==> flow/design.v <==
module Mux2to1 #(
    parameter DATA_WIDTH = 32   
)(
    input [DATA_WIDTH-1:0] in0,   
    input [DATA_WIDTH-1:0] in1,   
    input sel,                    
    output reg [DATA_WIDTH-1:0] out  
);
    always @(*) begin
        out = (sel == 1'b0) ? in0 : in1;
    end
endmodule
module Adder (
    input  [31:0]  a,
    input  [31:0]  b, 
    output [31:0] out
);
	reg [31:0] result;
	always@(*) begin
		result = a + b;     
	end
	assign out = result;
endmodule
module pc_incrementer (
    input [31:0] pc_in,
    output [31:0] pc_out
);
    assign pc_out = pc_in + 32'd1;  
endmodule
module branch_mux (
    input branch_taken,           
    input [31:0] branch_address,  
    input [31:0] next_pc,         
    output reg [31:0] pc_out      
);
    always @(*) begin
        if (branch_taken) begin
            pc_out = branch_address;  
        end else begin
            pc_out = next_pc;         
        end
    end
endmodule
module program_counter (
    input clk,                 
    input reset,               
    input freeze,              
    input [31:0] next_address,  
    output reg [31:0] pc        
);
    always @(posedge clk or posedge reset) begin
        if (reset) begin
            pc <= 32'b0;  
        end else if (!freeze) begin
            pc <= next_address;  
        end
    end
endmodule
module IF_Stage (
    input clk,                      
    input rst,                      
    input freeze,                   
    input Branch_taken,             
    input [31:0] BranchAddr,        
    input [31:0] imem_data,         
    output [31:0] PC,               
    output [31:0] Instruction       
);
    wire [31:0] next_address;        
    wire [31:0] selected_address;    
    program_counter pc_module (
        .clk(clk),
        .reset(rst),
        .freeze(freeze & ~Branch_taken),  
        .next_address(selected_address),  
        .pc(PC)
    );
    pc_incrementer pc_inc (
        .pc_in(PC),
        .pc_out(next_address)
    );
    branch_mux branch_selector (
        .branch_taken(Branch_taken),
        .branch_address(BranchAddr),
        .next_pc(next_address),
        .pc_out(selected_address)
    );
    assign Instruction = imem_data;
endmodule
module IF_Stage_Reg (
    input clk,                      
    input rst,                      
    input freeze,                   
    input flush,                    
    input [31:0] PC_in,             
    input [31:0] Instruction_in,    
    output reg [31:0] PC,           
    output reg [31:0] Instruction   
);
    always @(posedge clk or posedge rst) begin
        if (rst) begin
            PC <= 32'b0;
            Instruction <= 32'b0;
        end else if (flush) begin
            PC <= 32'b0;
            Instruction <= 32'b0;
        end else if (!freeze) begin
            PC <= PC_in;
            Instruction <= Instruction_in;
        end
    end
endmodule
module ConditionCheck(
    input [3:0] condition,
    input [3:0] status,
    output reg result
);
    wire n, z, c, v;
    assign {z, c, n, v} = status;
always @(condition, n, z, c, v) begin
        result = 1'b0;
        case (condition)
            4'b0000: result = z;              
            4'b0001: result = ~z;             
            4'b0010: result = c;              
            4'b0011: result = ~c;             
            4'b0100: result = n;              
            4'b0101: result = ~n;             
            4'b0110: result = v;              
            4'b0111: result = ~v;             
            4'b1000: result = c & ~z;         
            4'b1001: result = ~c | z;         
            4'b1010: result = (n == v);       
            4'b1011: result = (n != v);       
            4'b1100: result = ~z & (n == v);  
            4'b1101: result = z & (n != v);   
            4'b1110: result = 1'b1;           
            default: result = 1'b0;
        endcase
    end
endmodule
module ControlUnit(
    input [1:0] mode,
    input [3:0] opcode,
    input sIn,
    output reg [3:0] aluCmd,
    output reg memRead, memWrite,
    output reg wbEn, branch, sOut
);
    always @(mode, opcode, sIn) begin
        aluCmd = 4'd0;
        {memRead, memWrite} = 2'd0;
        {wbEn, branch, sOut} = 3'd0;
        case (opcode)
            4'b1101: aluCmd = 4'b0001;  
            4'b1111: aluCmd = 4'b1001;  
            4'b0100: aluCmd = 4'b0010;  
            4'b0101: aluCmd = 4'b0011;  
            4'b0010: aluCmd = 4'b0100;  
            4'b0110: aluCmd = 4'b0101;  
            4'b0000: aluCmd = 4'b0110;  
            4'b1100: aluCmd = 4'b0111;  
            4'b0001: aluCmd = 4'b1000;  
            4'b1010: aluCmd = 4'b0100;  
            4'b1000: aluCmd = 4'b0110;  
            default: aluCmd = 4'b0001;
        endcase
        case (mode)
            2'b00: begin
                sOut = sIn;
                wbEn = (opcode == 4'b1010 || opcode == 4'b1000) ? 1'b0 : 1'b1;
            end
            2'b01: begin
                wbEn = sIn;
                memRead = sIn;
                memWrite = ~sIn;
            end
            2'b10: branch = 1'b1;
            default:;
        endcase
    end
endmodule
module RegisterFile (
    input clk, rst,
    input [3:0] src1, src2, Dest_wb,
    input [31:0] Result_WB,
    input writeBackEn,
    output [31:0] Val_Rn,Val_Rm 
);
    reg [31:0] register_array [15:0];
    assign Val_Rn = register_array[src1];
    assign Val_Rm = register_array[src2];
    integer i;
    always @(negedge clk) begin
        if (rst) begin
            for (i = 0; i < 16; i = i + 1) begin
                register_array[i] <= 32'b0;
            end
        end else if (writeBackEn) begin
            register_array[Dest_wb] <= Result_WB;
        end
    end
endmodule
module ID_Stage (
    input clk,                
    input rst,                
    input [31:0] Instruction,  
    input [31:0] Result_WB,    
    input writeBackEn,         
    input [3:0] Dest_wb,       
    input hazard,              
    input [3:0] SR,            
    output WB_EN,              
    output MEM_R_EN,           
    output MEM_W_EN,           
    output [3:0] EXE_CMD,      
    output [31:0] Val_Rn,      
    output [31:0] Val_Rm,      
    output imm,                
    output [11:0] Shift_operand,  
    output signed [23:0] Signed_imm_24,  
    output [3:0] Dest,         
    output [3:0] src1,         
    output [3:0] src2,         
    output B,
    output S,
    output Two_src             
);
    wire [3:0] cond_code;           
    wire [1:0] mode;                
    wire [3:0] opcode;              
    wire cond_result;               
    wire ctrl_wbEn, ctrl_memRead, ctrl_memWrite, ctrl_branch, ctrl_s;
    wire [3:0] reg_src2;            
    wire [3:0] ctrl_aluCmd;         
    wire cond_final;                
    assign cond_code = Instruction[31:28];
    assign mode = Instruction[27:26];
    assign opcode = Instruction[24:21];
    assign imm = Instruction[25];
    assign Shift_operand = Instruction[11:0];
    assign Signed_imm_24 = Instruction[23:0];
    assign Dest = Instruction[15:12];
    assign src1 = Instruction[19:16];
    assign Two_src = ~imm | ctrl_memWrite;
    ConditionCheck condition_check(
        .condition(cond_code),
        .status(SR),
        .result(cond_result)
    );
    ControlUnit control_unit(
        .mode(mode),
        .opcode(opcode),
        .sIn(Instruction[20]),
        .aluCmd(ctrl_aluCmd),
        .memRead(ctrl_memRead),
        .memWrite(ctrl_memWrite),
        .wbEn(ctrl_wbEn),
        .branch(ctrl_branch),
        .sOut(ctrl_s)
    );
    RegisterFile rf(
        .clk(clk),
        .rst(rst),
        .src1(Instruction[19:16]),
        .src2(reg_src2),
        .Dest_wb(Dest_wb),
        .Result_WB(Result_WB),
        .writeBackEn(writeBackEn),
        .Val_Rn(Val_Rn),
        .Val_Rm(Val_Rm)
    );
    Mux2to1 #(.DATA_WIDTH(4)) mux_regSrc2(
        .in0(Instruction[3:0]),
        .in1(Instruction[15:12]),
        .sel(ctrl_memWrite),
        .out(reg_src2)
    );
    assign cond_final = ~cond_result | hazard;
    assign src2 = reg_src2;
    Mux2to1 #(.DATA_WIDTH(9)) mux_ctrlSignals(
        .in0({ctrl_aluCmd, ctrl_memRead, ctrl_memWrite, ctrl_wbEn, ctrl_branch, ctrl_s}),
        .in1(9'd0),
        .sel(cond_final),
        .out({EXE_CMD, MEM_R_EN, MEM_W_EN, WB_EN, B, S})
    );
endmodule
module ID_Stage_Reg (
    input clk,                
    input rst,                
    input flush,              
    input WB_EN_IN,           
    input MEM_R_EN_IN,        
    input MEM_W_EN_IN,        
    input B_in,               
    input S_in,               
    input [3:0] EXE_CMD_IN,   
    input [31:0] PC_IN,       
    input [31:0] Val_Rn_IN,   
    input [31:0] Val_Rm_IN,   
    input imm_IN,             
    input signed [11:0] Shift_operand_IN,  
    input [23:0] Signed_imm_24_IN,         
    input [3:0] Dest_IN,      
    input [3:0] SR_in,
    output reg WB_EN,         
    output reg MEM_R_EN,      
    output reg MEM_W_EN,      
    output reg [3:0] EXE_CMD,  
    output reg [31:0] PC,     
    output reg [31:0] Val_Rn,  
    output reg [31:0] Val_Rm,  
    output reg imm,           
    output reg [11:0] Shift_operand,  
    output reg [23:0] Signed_imm_24,  
    output reg [3:0] Dest,     
    output reg B_out,
    output reg S_out,
    output reg [3:0] SR_out
);
    always @(posedge clk or posedge rst) begin
        if (rst) begin
            WB_EN <= 1'b0;
            MEM_R_EN <= 1'b0;
            MEM_W_EN <= 1'b0;
            B_out <= 1'b0;
            S_out <= 1'b0;
            EXE_CMD <= 4'b0;
            PC <= 32'b0;
            Val_Rn <= 32'b0;
            Val_Rm <= 32'b0;
            imm <= 1'b0;
            Shift_operand <= 12'b0;
            Signed_imm_24 <= 24'b0;
            Dest <= 4'b0;
            SR_out <= 4'b0;
        end else if (flush) begin
            WB_EN <= 1'b0;
            MEM_R_EN <= 1'b0;
            MEM_W_EN <= 1'b0;
            B_out <= 1'b0;
            S_out <= 1'b0;
            EXE_CMD <= 4'b0;
            PC <= 32'b0;
            Val_Rn <= 32'b0;
            Val_Rm <= 32'b0;
            imm <= 1'b0;
            Shift_operand <= 12'b0;
            Signed_imm_24 <= 24'b0;
            Dest <= 4'b0;
            SR_out <= 4'b0;
        end else begin
            WB_EN <= WB_EN_IN;
            MEM_R_EN <= MEM_R_EN_IN;
            MEM_W_EN <= MEM_W_EN_IN;
            B_out <= B_in;
            S_out <= S_in;
            EXE_CMD <= EXE_CMD_IN;
            PC <= PC_IN;
            Val_Rn <= Val_Rn_IN;
            Val_Rm <= Val_Rm_IN;
            imm <= imm_IN;
            Shift_operand <= Shift_operand_IN;
            Signed_imm_24 <= Signed_imm_24_IN;
            Dest <= Dest_IN;
            SR_out <= SR_in;
        end
    end
endmodule
module Val2_Generator
(
    input       [11:0]    shifter_operand,
    input                           imm, is_for_memory,
    input   [31:0]       val_Rm,
    output reg [31:0]   val2_out
);
    reg [31:0]  _32bit_immd_temp;
    always @(*) begin
        _32bit_immd_temp = {24'b0, shifter_operand[7:0]};
        if(is_for_memory == 1'b1)
            val2_out = {20'b0, shifter_operand};
        else if(imm == 1'b1) begin
            val2_out = (_32bit_immd_temp >> {shifter_operand[11:8], 1'b0}) |
                       (_32bit_immd_temp << (6'd32 - {shifter_operand[11:8], 1'b0}));
        end
        else begin
            case (shifter_operand[6:5])
                00: begin
                    val2_out = val_Rm << shifter_operand[11:7];
                end
                01: begin
                    val2_out = val_Rm >> shifter_operand[11:7];
                end
                10: begin
                    val2_out = val_Rm >>> shifter_operand[11:7];
                end
                11: begin
                    val2_out = (val_Rm >> shifter_operand[11:7]) |
                               (val_Rm << (6'd32 - shifter_operand[11:7]));
                end
                default:begin
                    val2_out = val_Rm << shifter_operand[11:7];
                end
            endcase
        end
    end
endmodule
module ALU
(
    input       [31:0]   val1, val2,
    input                           carry,
    input       [3:0]               EX_command,
    output  [31:0]   res,
    output  [3:0]               SR
);
    reg V1, C1;
    wire N1, Z1;
    reg [32:0] temp_res;
    assign res = temp_res[31:0];
    assign SR = {Z1, C1, N1, V1};
    assign N1 = res[31];
    assign Z1 = |res ? 0:1;
    always @(*) begin
        V1 = 1'b0;
        C1 = 1'b0;
        case (EX_command)
            4'b0001: begin
                temp_res = val2;
            end
            4'b1001: begin
                temp_res = ~val2;
            end
            4'b0010: begin
                temp_res = val1 + val2;
                C1 = temp_res[32];
                V1 = (val1[31] ~^ val2[31]) & (temp_res[31] ^ val1[31]);
            end
            4'b0011: begin
                temp_res = val1 + val2 + carry;
                C1 = temp_res[32];
                V1 = (val1[31] ~^ val2[31]) & (temp_res[31] ^ val1[31]);
            end
            4'b0100: begin
                temp_res = {val1[31], val1} - {val2[31], val2};
                C1 = temp_res[32];
                V1 = (val1[31] ^ val2[31]) & (temp_res[31] ^ val1[31]);
            end
            4'b0101: begin
                temp_res = val1 - val2 - {31'b0,~carry}; 
                C1 = temp_res[32];
                V1 = (val1[31] ^ val2[31]) & (temp_res[31] ^ val1[31]);
            end
            4'b0110: begin
                temp_res = val1 & val2;
            end
            4'b0111: begin
                temp_res = val1 | val2;
            end
            4'b1000: begin
                temp_res = val1 ^ val2;
            end
            4'b1100: begin
                temp_res = {val1[31], val1} - {val2[31], val2};
                C1 = temp_res[32];
                V1 = (val1[31] ^ val2[31]) & (temp_res[31] ^ val1[31]);
            end
            4'b1110: begin
                temp_res = val1 & val2;
            end
            4'b1010: begin
                temp_res = val1 + val2;
            end
            4'b1010: begin
                temp_res = val1 - val2;
            end
            default:
                temp_res = 32'b0;
        endcase
    end
endmodule
module EXE_Stage
(
  input                    clk,
  input                    rst,
  input  [31:0] pc_in,
  input  [23:0] signed_immediate,
  input  [3:0] EX_command,
  input  [3:0] SR_in,
  input  [11:0] shifter_operand,
  input  [3:0] dst_in,
  input  mem_read_in, mem_write_in, imm, WB_en_in, B_in,
  input  [31:0] val_Rn_in, val_Rm_in,
  output [3:0] dst_out,
  output [3:0] SR_out,
  output [31:0] ALU_res,
  output [31:0] val_Rm_out,
  output [31:0] branch_address,
  output mem_read_out, mem_write_out, WB_en_out, B_out,
  output [31:0] pc 
);
  wire [31:0] val2;
  wire is_for_memory;
  Adder Adder_Inst(
    .a(pc_in + 1'b1),
    .b({{(8){signed_immediate[23]}}, signed_immediate}),
    .out(branch_address)
  );
  wire [31:0] alu_src1;
  wire [31:0] alu_src2;
  Val2_Generator Val2_Generator_Inst(
    .val_Rm(val_Rm_in),
    .shifter_operand(shifter_operand),
    .imm(imm),
    .is_for_memory(is_for_memory),
    .val2_out(val2)
	);
  ALU ALU_Inst(
    .val1(val_Rn_in),
    .val2(val2),
    .EX_command(EX_command),
    .carry(SR_in[2]),
    .res(ALU_res),
    .SR(SR_out)
  );
  assign is_for_memory = mem_read_in | mem_write_in;
  assign pc = pc_in;
  assign dst_out = dst_in;
	assign mem_read_out = mem_read_in;
	assign mem_write_out = mem_write_in;
  assign WB_en_out = WB_en_in;
  assign B_out = B_in;
  assign val_Rm_out = val_Rm_in;
endmodule
module EXE_Stage_Reg
(
  input                    clk,
  input                    rst,
  input  [31:0] pc_in,
  input  [3:0] dst_in,
  input  mem_read_in, mem_write_in, WB_en_in,
  input  [31:0] val_Rm_in,
  input [31:0] ALU_res_in,
  output reg [3:0] dst_out,
  output reg [31:0] ALU_res_out,
  output reg [31:0] val_Rm_out,
  output reg mem_read_out, mem_write_out, WB_en_out,
  output reg [31:0] pc 
);
always @(posedge clk, posedge rst) begin
    if(rst) begin
      pc <= 0;
      dst_out <=  0;
      ALU_res_out <= 0;
      val_Rm_out <= 0;
      mem_read_out <= 0;
      mem_write_out <= 0;
      WB_en_out <= 0;
    end
    else begin
      pc <= pc_in;
      dst_out <= dst_in;
      ALU_res_out <= ALU_res_in;
      val_Rm_out <= val_Rm_in;
      mem_read_out <= mem_read_in;
      mem_write_out <= mem_write_in;
      WB_en_out <= WB_en_in;
    end
end
endmodule
module MEM_Reg
(
    input                       clk,
    input                       rst,
    input [3:0] dst,
    input [31:0] ALU_res,
    input [31:0] mem,
    input mem_read, WB_en,
    output reg [3:0] dst_out,
    output reg [31:0] ALU_res_out,
    output reg [31:0] mem_out,
    output reg mem_read_out, WB_en_out
);
always @(posedge clk, posedge rst) begin
    if(rst) begin
        dst_out <= 0;
        ALU_res_out <= 0;
        mem_out <= 0;
        mem_read_out <= 0;
        WB_en_out <= 0;
    end
    else begin
        dst_out <= dst;
        ALU_res_out <= ALU_res;
        mem_out <= mem;
        mem_read_out <= mem_read;
        WB_en_out <= WB_en;
    end
end
endmodule
module WB_Stage
(
    input                    clk,
    input                    rst,
    input [3:0] dst,
    input [31:0] ALU_res,
    input [31:0] mem,
    input mem_read, WB_en,
    output [3:0] WB_Dest,
    output WB_en_out,
    output [31:0] WB_Value
);
assign WB_Dest = dst;
assign WB_en_out = WB_en;
Mux2to1 #(.DATA_WIDTH(32)) MUX_2_to_1_Reg_File (
		.in0(ALU_res), .in1(mem),
		.sel(mem_read),
		.out(WB_Value)
	);
endmodule
module Status_Reg
(
    input            clk,
    input            rst,
    input            load,
    input      [3:0] status_in,
    output reg [3:0] status
);
    always @(negedge clk or posedge rst) begin
  if(rst) begin
    status <= 0;
  end  
  else if(load) begin
    status <= status_in;
  end
  else begin
    status <= status;
  end    
 end
endmodule
module HazardUnit(
    input [3:0] rn, rdm,
    input twoSrc,
    input [3:0] destEx, destMem,
    input wbEnEx, wbEnMem,  
    output reg hazard
);
   always @(*) begin
        hazard = 1'b0;
        if (wbEnEx) begin
            if ((rn == destEx) || (twoSrc && (rdm == destEx))) begin
                hazard = 1'b1;
            end
        end
        if (wbEnMem) begin
            if ((rn == destMem) || (twoSrc && (rdm == destMem))) begin
                hazard = 1'b1;
            end
        end
    end
endmodule
module arm_core (
    input         clk,
    input         rst,
    output [7:0]  imem_addr,
    input  [31:0] imem_data,
    output [5:0]  dmem_addr,
    output [31:0] dmem_wdata,
    output        dmem_we,
    input  [31:0] dmem_rdata,
    output        wb_en,
    output [3:0]  wb_dest,
    output [31:0] wb_value
);
  wire [31:0] IF_stage_pc_out;
  wire [31:0] IF_stage_instruction_out;
  wire [31:0] branch_address;
  wire EXE_stage_B_out;
  wire hazard_detected;
  IF_Stage IF_Stage_Inst (
    .clk(clk),
    .rst(rst),
    .freeze(hazard_detected),
    .Branch_taken(EXE_stage_B_out),
    .BranchAddr(branch_address),
    .imem_data(imem_data),
    .PC(IF_stage_pc_out),
    .Instruction(IF_stage_instruction_out)
  );
  assign imem_addr = IF_stage_pc_out[7:0];
  wire [31:0] IF_reg_pc_out;
  wire [31:0] IF_reg_instruction_out;
  IF_Stage_Reg IF_Reg_Inst (
    .clk(clk),
    .rst(rst),
    .freeze(hazard_detected),
    .flush(EXE_stage_B_out),
    .PC_in(IF_stage_pc_out),
    .Instruction_in(IF_stage_instruction_out),
    .PC(IF_reg_pc_out),
    .Instruction(IF_reg_instruction_out)
  );
  wire [3:0]  ID_stage_reg_file_dst;
  wire [3:0]  ID_stage_reg_file_src1, ID_stage_reg_file_src2;
  wire [31:0] ID_stage_val_Rn, ID_stage_val_Rm;
  wire [23:0] ID_stage_signed_immediate;
  wire [11:0] ID_stage_shifter_operand;
  wire [3:0]  ID_stage_EX_command_out;
  wire [3:0]  status;
  wire ID_stage_mem_read_out, ID_stage_mem_write_out, ID_stage_WB_en_out,
       ID_stage_Imm_out, ID_stage_B_out, ID_stage_SR_update_out;
  wire [3:0]  WB_Stage_dst_out;
  wire [31:0] WB_Value;
  wire WB_Stage_WB_en_out;
  wire has_src1;
  ID_Stage ID_Stage_Inst (
    .clk(clk),
    .rst(rst),
    .hazard(hazard_detected),
    .Instruction(IF_reg_instruction_out),
    .Dest_wb(WB_Stage_dst_out),
    .Result_WB(WB_Value),
    .writeBackEn(WB_Stage_WB_en_out),
    .SR(status),
    .Dest(ID_stage_reg_file_dst),
    .Val_Rn(ID_stage_val_Rn), .Val_Rm(ID_stage_val_Rm),
    .Signed_imm_24(ID_stage_signed_immediate),
    .Shift_operand(ID_stage_shifter_operand),
    .EXE_CMD(ID_stage_EX_command_out),
    .MEM_R_EN(ID_stage_mem_read_out), .MEM_W_EN(ID_stage_mem_write_out),
    .WB_EN(ID_stage_WB_en_out),
    .imm(ID_stage_Imm_out),
    .B(ID_stage_B_out),
    .S(ID_stage_SR_update_out),
    .Two_src(has_src1),
    .src1(ID_stage_reg_file_src1),
    .src2(ID_stage_reg_file_src2)
  );
  wire [31:0] ID_reg_pc_out;
  wire [3:0]  ID_reg_reg_file_dst_out;
  wire [31:0] ID_reg_val_Rn_out, ID_reg_val_Rm_out;
  wire [23:0] ID_reg_signed_immediate_out;
  wire [11:0] ID_reg_shifter_operand_out;
  wire [3:0]  ID_reg_SR_out, ID_reg_EX_command_out;
  wire ID_reg_mem_read_out, ID_reg_mem_write_out, ID_reg_WB_en_out,
       ID_reg_Imm_out, ID_reg_B_out, ID_reg_SR_update_out;
  ID_Stage_Reg ID_Reg_Inst (
    .clk(clk),
    .rst(rst),
    .flush(EXE_stage_B_out),
    .PC_IN(IF_reg_pc_out),
    .Dest_IN(ID_stage_reg_file_dst),
    .Val_Rn_IN(ID_stage_val_Rn), .Val_Rm_IN(ID_stage_val_Rm),
    .Signed_imm_24_IN(ID_stage_signed_immediate),
    .Shift_operand_IN(ID_stage_shifter_operand),
    .EXE_CMD_IN(ID_stage_EX_command_out),
    .MEM_R_EN_IN(ID_stage_mem_read_out), .MEM_W_EN_IN(ID_stage_mem_write_out),
    .WB_EN_IN(ID_stage_WB_en_out),
    .imm_IN(ID_stage_Imm_out),
    .B_in(ID_stage_B_out),
    .S_in(ID_stage_SR_update_out),
    .PC(ID_reg_pc_out),
    .Dest(ID_reg_reg_file_dst_out),
    .Val_Rn(ID_reg_val_Rn_out), .Val_Rm(ID_reg_val_Rm_out),
    .Signed_imm_24(ID_reg_signed_immediate_out),
    .Shift_operand(ID_reg_shifter_operand_out),
    .EXE_CMD(ID_reg_EX_command_out),
    .MEM_R_EN(ID_reg_mem_read_out), .MEM_W_EN(ID_reg_mem_write_out),
    .WB_EN(ID_reg_WB_en_out),
    .imm(ID_reg_Imm_out),
    .B_out(ID_reg_B_out),
    .S_out(ID_reg_SR_update_out),
    .SR_in(status),
    .SR_out(ID_reg_SR_out)
  );
  wire [31:0] EXE_stage_pc_out;
  wire [3:0]  EXE_stage_reg_file_dst_out;
  wire [31:0] EXE_stage_val_Rm_out;
  wire [3:0]  EXE_stage_SR_out;
  wire [31:0] ALU_res;
  wire EXE_stage_mem_read_out, EXE_stage_mem_write_out, EXE_stage_WB_en_out;
  EXE_Stage EXE_Stage_Inst (
    .clk(clk),
    .rst(rst),
    .pc_in(ID_reg_pc_out),
    .signed_immediate(ID_reg_signed_immediate_out),
    .EX_command(ID_reg_EX_command_out),
    .SR_in(ID_reg_SR_out),
    .shifter_operand(ID_reg_shifter_operand_out),
    .dst_in(ID_reg_reg_file_dst_out),
    .mem_read_in(ID_reg_mem_read_out), .mem_write_in(ID_reg_mem_write_out),
    .imm(ID_reg_Imm_out),
    .WB_en_in(ID_reg_WB_en_out),
    .B_in(ID_reg_B_out),
    .val_Rn_in(ID_reg_val_Rn_out), .val_Rm_in(ID_reg_val_Rm_out),
    .dst_out(EXE_stage_reg_file_dst_out),
    .SR_out(EXE_stage_SR_out),
    .ALU_res(ALU_res),
    .val_Rm_out(EXE_stage_val_Rm_out),
    .branch_address(branch_address),
    .mem_read_out(EXE_stage_mem_read_out), .mem_write_out(EXE_stage_mem_write_out),
    .WB_en_out(EXE_stage_WB_en_out),
    .B_out(EXE_stage_B_out),
    .pc(EXE_stage_pc_out)
  );
  wire [31:0] EXE_reg_pc_out;
  wire [3:0]  EXE_reg_dst_out;
  wire [31:0] EXE_reg_ALU_res_out;
  wire [31:0] EXE_reg_val_Rm_out;
  wire EXE_reg_mem_read_out, EXE_reg_mem_write_out, EXE_reg_WB_en_out;
  EXE_Stage_Reg EXE_Reg_Inst (
    .clk(clk),
    .rst(rst),
    .pc_in(EXE_stage_pc_out),
    .dst_in(EXE_stage_reg_file_dst_out),
    .mem_read_in(EXE_stage_mem_read_out), .mem_write_in(EXE_stage_mem_write_out),
    .WB_en_in(EXE_stage_WB_en_out),
    .val_Rm_in(EXE_stage_val_Rm_out),
    .ALU_res_in(ALU_res),
    .dst_out(EXE_reg_dst_out),
    .ALU_res_out(EXE_reg_ALU_res_out),
    .val_Rm_out(EXE_reg_val_Rm_out),
    .mem_read_out(EXE_reg_mem_read_out), .mem_write_out(EXE_reg_mem_write_out),
    .WB_en_out(EXE_reg_WB_en_out),
    .pc(EXE_reg_pc_out)
  );
  wire [31:0] Mem_Stage_mem_out;
  assign dmem_addr  = EXE_reg_ALU_res_out[7:2];
  assign dmem_wdata = EXE_reg_val_Rm_out;
  assign dmem_we    = EXE_reg_mem_write_out;
  assign Mem_Stage_mem_out = EXE_reg_mem_read_out ? dmem_rdata : 32'b0;
  wire [3:0]  Mem_Reg_dst_out;
  wire [31:0] Mem_Reg_ALU_res_out;
  wire [31:0] Mem_Reg_mem_out;
  wire Mem_Reg_read_out, Mem_Reg_WB_en_out;
  MEM_Reg Mem_Reg_Inst (
    .clk(clk),
    .rst(rst),
    .dst(EXE_reg_dst_out),
    .ALU_res(EXE_reg_ALU_res_out),
    .mem(Mem_Stage_mem_out),
    .mem_read(EXE_reg_mem_read_out),
    .WB_en(EXE_reg_WB_en_out),
    .dst_out(Mem_Reg_dst_out),
    .ALU_res_out(Mem_Reg_ALU_res_out),
    .mem_out(Mem_Reg_mem_out),
    .mem_read_out(Mem_Reg_read_out),
    .WB_en_out(Mem_Reg_WB_en_out)
  );
  WB_Stage WB_Stage_Inst (
    .clk(clk),
    .rst(rst),
    .dst(Mem_Reg_dst_out),
    .ALU_res(Mem_Reg_ALU_res_out),
    .mem(Mem_Reg_mem_out),
    .mem_read(Mem_Reg_read_out),
    .WB_en(Mem_Reg_WB_en_out),
    .WB_Dest(WB_Stage_dst_out),
    .WB_en_out(WB_Stage_WB_en_out),
    .WB_Value(WB_Value)
  );
  assign wb_en    = WB_Stage_WB_en_out;
  assign wb_dest  = WB_Stage_dst_out;
  assign wb_value = WB_Value;
  Status_Reg Status_Reg_Inst (
    .clk(clk),
    .rst(rst),
    .load(ID_reg_SR_update_out),
    .status_in(EXE_stage_SR_out),
    .status(status)
  );
  HazardUnit Hazard_Detection_Unit_Inst (
    .rn(ID_stage_reg_file_src1),
    .rdm(ID_stage_reg_file_src2),
    .destEx(ID_reg_reg_file_dst_out),
    .destMem(EXE_reg_dst_out),
    .wbEnEx(ID_reg_WB_en_out),
    .wbEnMem(EXE_reg_WB_en_out),
    .twoSrc(has_src1),
    .hazard(hazard_detected)
  );
endmodule
Tool chain data of arm_core
What the tools print for arm_core, step after step.
Line numbers count from 1 in the design file above.
{ "setup": {"top": "arm_core", "clock": "clk", "library": "sky130hd", "corner": "tt_025C_1v80"} }

Word-level counts
Source: Yosys, flattened and elaborated, memories not mapped. Widths are those after wreduce. Registers that Yosys merges into a memory's read port (data or address) are not register bits. Print and check cells do not count.
Yosys's memory passes give these memory sizes; they may raise the number of words (mostly to a power of two), join words into wider ones and drop unused or constant bits.
{ "bits": {"mem_count": 2, "out_inout_bits": 84, "ramBits": 512, "latchBits": 0, "register_bits": 390, "input_bits": 66, "rom_bits": 64} }
{ "classes": {"shifts": 4, "div": 0, "n_cmp": 0, "n_mul": 0, "muxes": 48, "equal": 38, "reduce_and_logical": 11, "addsub": 9, "bitwise": 32} }
{ "mem_list": {"columns": ["memory", "size", "word_bits", "line", "text"], "rows": [
  ["ID_Stage_Inst.rf.register_array", 16, 32, 190, "reg [31:0] register_array [15:0];"],
  ["(name not given)", 16, 4, 154, "case (opcode)"]
]} }
{ "ops": {"columns": ["cell", "n"], "rows": [
  ["two-way mux 32 bit", 15],
  ["parallel mux 32 bit (select 9 bit)", 1],
  ["subtractor 32 x 32 -> 33 bit", 2],
  ["adder 32 x 1 -> 32 bit with constant B", 2],
  ["bitwise OR 32 bit", 2],
  ["equality test 4 bit with constant B", 14],
  ["adder 32 x 32 -> 33 bit", 1],
  ["adder 33 x 1 -> 33 bit", 1],
  ["subtractor 33 x 1 -> 33 bit", 1],
  ["adder 32 bit", 1],
  ["bitwise AND 32 bit", 1],
  ["XOR 32 bit", 1],
  ["left shift 32 x 5 -> 32 bit", 1],
  [">> shifter 32 x 5 -> 32 bit", 1],
  ["inverter 32 bit", 1],
  ["OR reduction 32 bit", 1],
  ["equality test 4 x 3 -> 1 bit with constant B", 8],
  [">> shifter 8 x 5 -> 32 bit", 1],
  ["left shift 8 x 6 -> 32 bit", 1],
  ["two-way mux 24 bit", 1],
  ["two-way mux 4 bit", 5],
  ["two-way mux 1 bit", 19],
  ["equality test 4 x 2 -> 1 bit with constant B", 4],
  ["equality test 4 bit", 4],
  ["parallel mux 1 bit (select 15 bit)", 1],
  ["two-way mux 12 bit", 1],
  ["inverter 1 bit", 9],
  ["two-way mux 9 bit", 1]
]} }
Not listed: further kinds 19, cells in them 41.

Logic depth
Yosys ltp: most cells in a row. Word level: on the elaborated netlist, between registers, memories and ports. Mapped: between sequential cells and ports; inverters and the memories' decode and read muxes count.
{ "logic_depth": {"ltp_word": 13, "ABC_AREA": 1, "ltp_mapped": 42, "mapped_depth_nobuf": 40} }

Mapped cells and area
The flow's flattened synthesis, as Yosys stat reports it; memories are mapped. The netlist is that of the ABC_AREA named above (0 if unset); the other value can give another one.
{ "synth_totals": {"area_um2": 52715.6, "flip_flops": 804, "cell_count": 7112, "seqArea_um2": 22681.8} }
{ "by_type": {"columns": ["cell_type", "n", "area_total_um2"], "rows": [
  ["sky130_fd_sc_hd__edfxtp_1", 512, 1.54E+04],
  ["sky130_fd_sc_hd__dfrtp_1", 288, 7.21E+03],
  ["sky130_fd_sc_hd__nand2_1", 1426, 5.35E+03],
  ["sky130_fd_sc_hd__nor2_1", 935, 3.51E+03],
  ["sky130_fd_sc_hd__nand3_1", 692, 3.46E+03],
  ["sky130_fd_sc_hd__o21ai_0", 625, 3128],
  ["sky130_fd_sc_hd__inv_1", 788, 2.96E+03],
  ["sky130_fd_sc_hd__a21oi_1", 525, 2627.52],
  ["sky130_fd_sc_hd__ha_1", 163, 2.04E+03],
  ["sky130_fd_sc_hd__clkbuf_1", 334, 1.25E+03],
  ["sky130_fd_sc_hd__o211ai_1", 162, 1.22E+03],
  ["sky130_fd_sc_hd__nor3_1", 69, 345.331],
  ["sky130_fd_sc_hd__nand2_2", 47, 294.032],
  ["sky130_fd_sc_hd__nand4_1", 45, 281.52],
  ["sky130_fd_sc_hd__buf_2", 48, 240.23],
  ["sky130_fd_sc_hd__nand3_2", 22, 220.211],
  ["sky130_fd_sc_hd__o21ai_1", 41, 205.197],
  ["sky130_fd_sc_hd__nor2_4", 17, 191.434]
]} }
Other cell types: 45; their cells: 373.

Add stored flow runs of arm_core

Module arm_core, platform sky130hd: 4 stored runs of the flow (Yosys, OpenROAD) with differing settings, in no particular order. Input and output delays are each 20% of the period that was set; the output load is 0.01 pF.
[
  {
    "run": "job 1",
    "settings": { "ABC_AREA": 1, "CELL_PAD_IN_SITES_DETAIL_PLACEMENT": 2, "CELL_PAD_IN_SITES_GLOBAL_PLACEMENT": 3, "CORE_MARGIN": 5, "MAX_ROUTING_LAYER": "met4", "PLACE_DENSITY_LB_ADDON": 0.28, "SLEW_MARGIN": 15, "TNS_END_PERCENT": 30, "period_ns": 11.7, "CAP_MARGIN": 20, "CORE_UTILIZATION": 40 },
    "outcome": "stopped before the end: routing reported ODB-0269"
  },
  {
    "run": "job 2",
    "settings": { "CELL_PAD_IN_SITES_DETAIL_PLACEMENT": 2, "CELL_PAD_IN_SITES_GLOBAL_PLACEMENT": 3, "PLACE_DENSITY_LB_ADDON": 0.28, "period_ns": 16.0, "CAP_MARGIN": 20, "CORE_MARGIN": 2, "CORE_UTILIZATION": 40, "SLEW_MARGIN": 20 },
    "results": { "synth_chip_area_um2": 51411.8, "die_area_um2": 131414.0, "total_negative_slack_ns": 0.000, "final_cell_area_um2": 61132.4, "ws_setup_ns": 0.129 }
  },
  {
    "run": "job 3",
    "settings": { "ABC_AREA": 1, "CELL_PAD_IN_SITES_DETAIL_PLACEMENT": 2, "CELL_PAD_IN_SITES_GLOBAL_PLACEMENT": 0, "CORE_MARGIN": 5, "CTS_CLUSTER_SIZE": 93, "MAX_ROUTING_LAYER": "met4", "PLACE_DENSITY_LB_ADDON": 0.28, "SETUP_SLACK_MARGIN": 1.73, "SLEW_MARGIN": 15, "TNS_END_PERCENT": 30, "period_ns": 11.7, "CAP_MARGIN": 20, "CORE_UTILIZATION": 40 },
    "outcome": "stopped before the end: clock tree synthesis reported DPL-0033"
  },
  {
    "run": "job 4",
    "settings": { "ABC_AREA": 1, "CAP_MARGIN": 0, "CELL_PAD_IN_SITES_DETAIL_PLACEMENT": 1, "CELL_PAD_IN_SITES_GLOBAL_PLACEMENT": 1, "CORE_MARGIN": 7, "CORE_UTILIZATION": 44, "HOLD_SLACK_MARGIN": 0.01, "MAX_ROUTING_LAYER": "met4", "MIN_ROUTING_LAYER": "met2", "PLACE_DENSITY": 0.6, "SLEW_MARGIN": 20, "period_ns": 13.7 },
    "outcome": "stopped before the end: routing reported GRT-0116"
  }
]
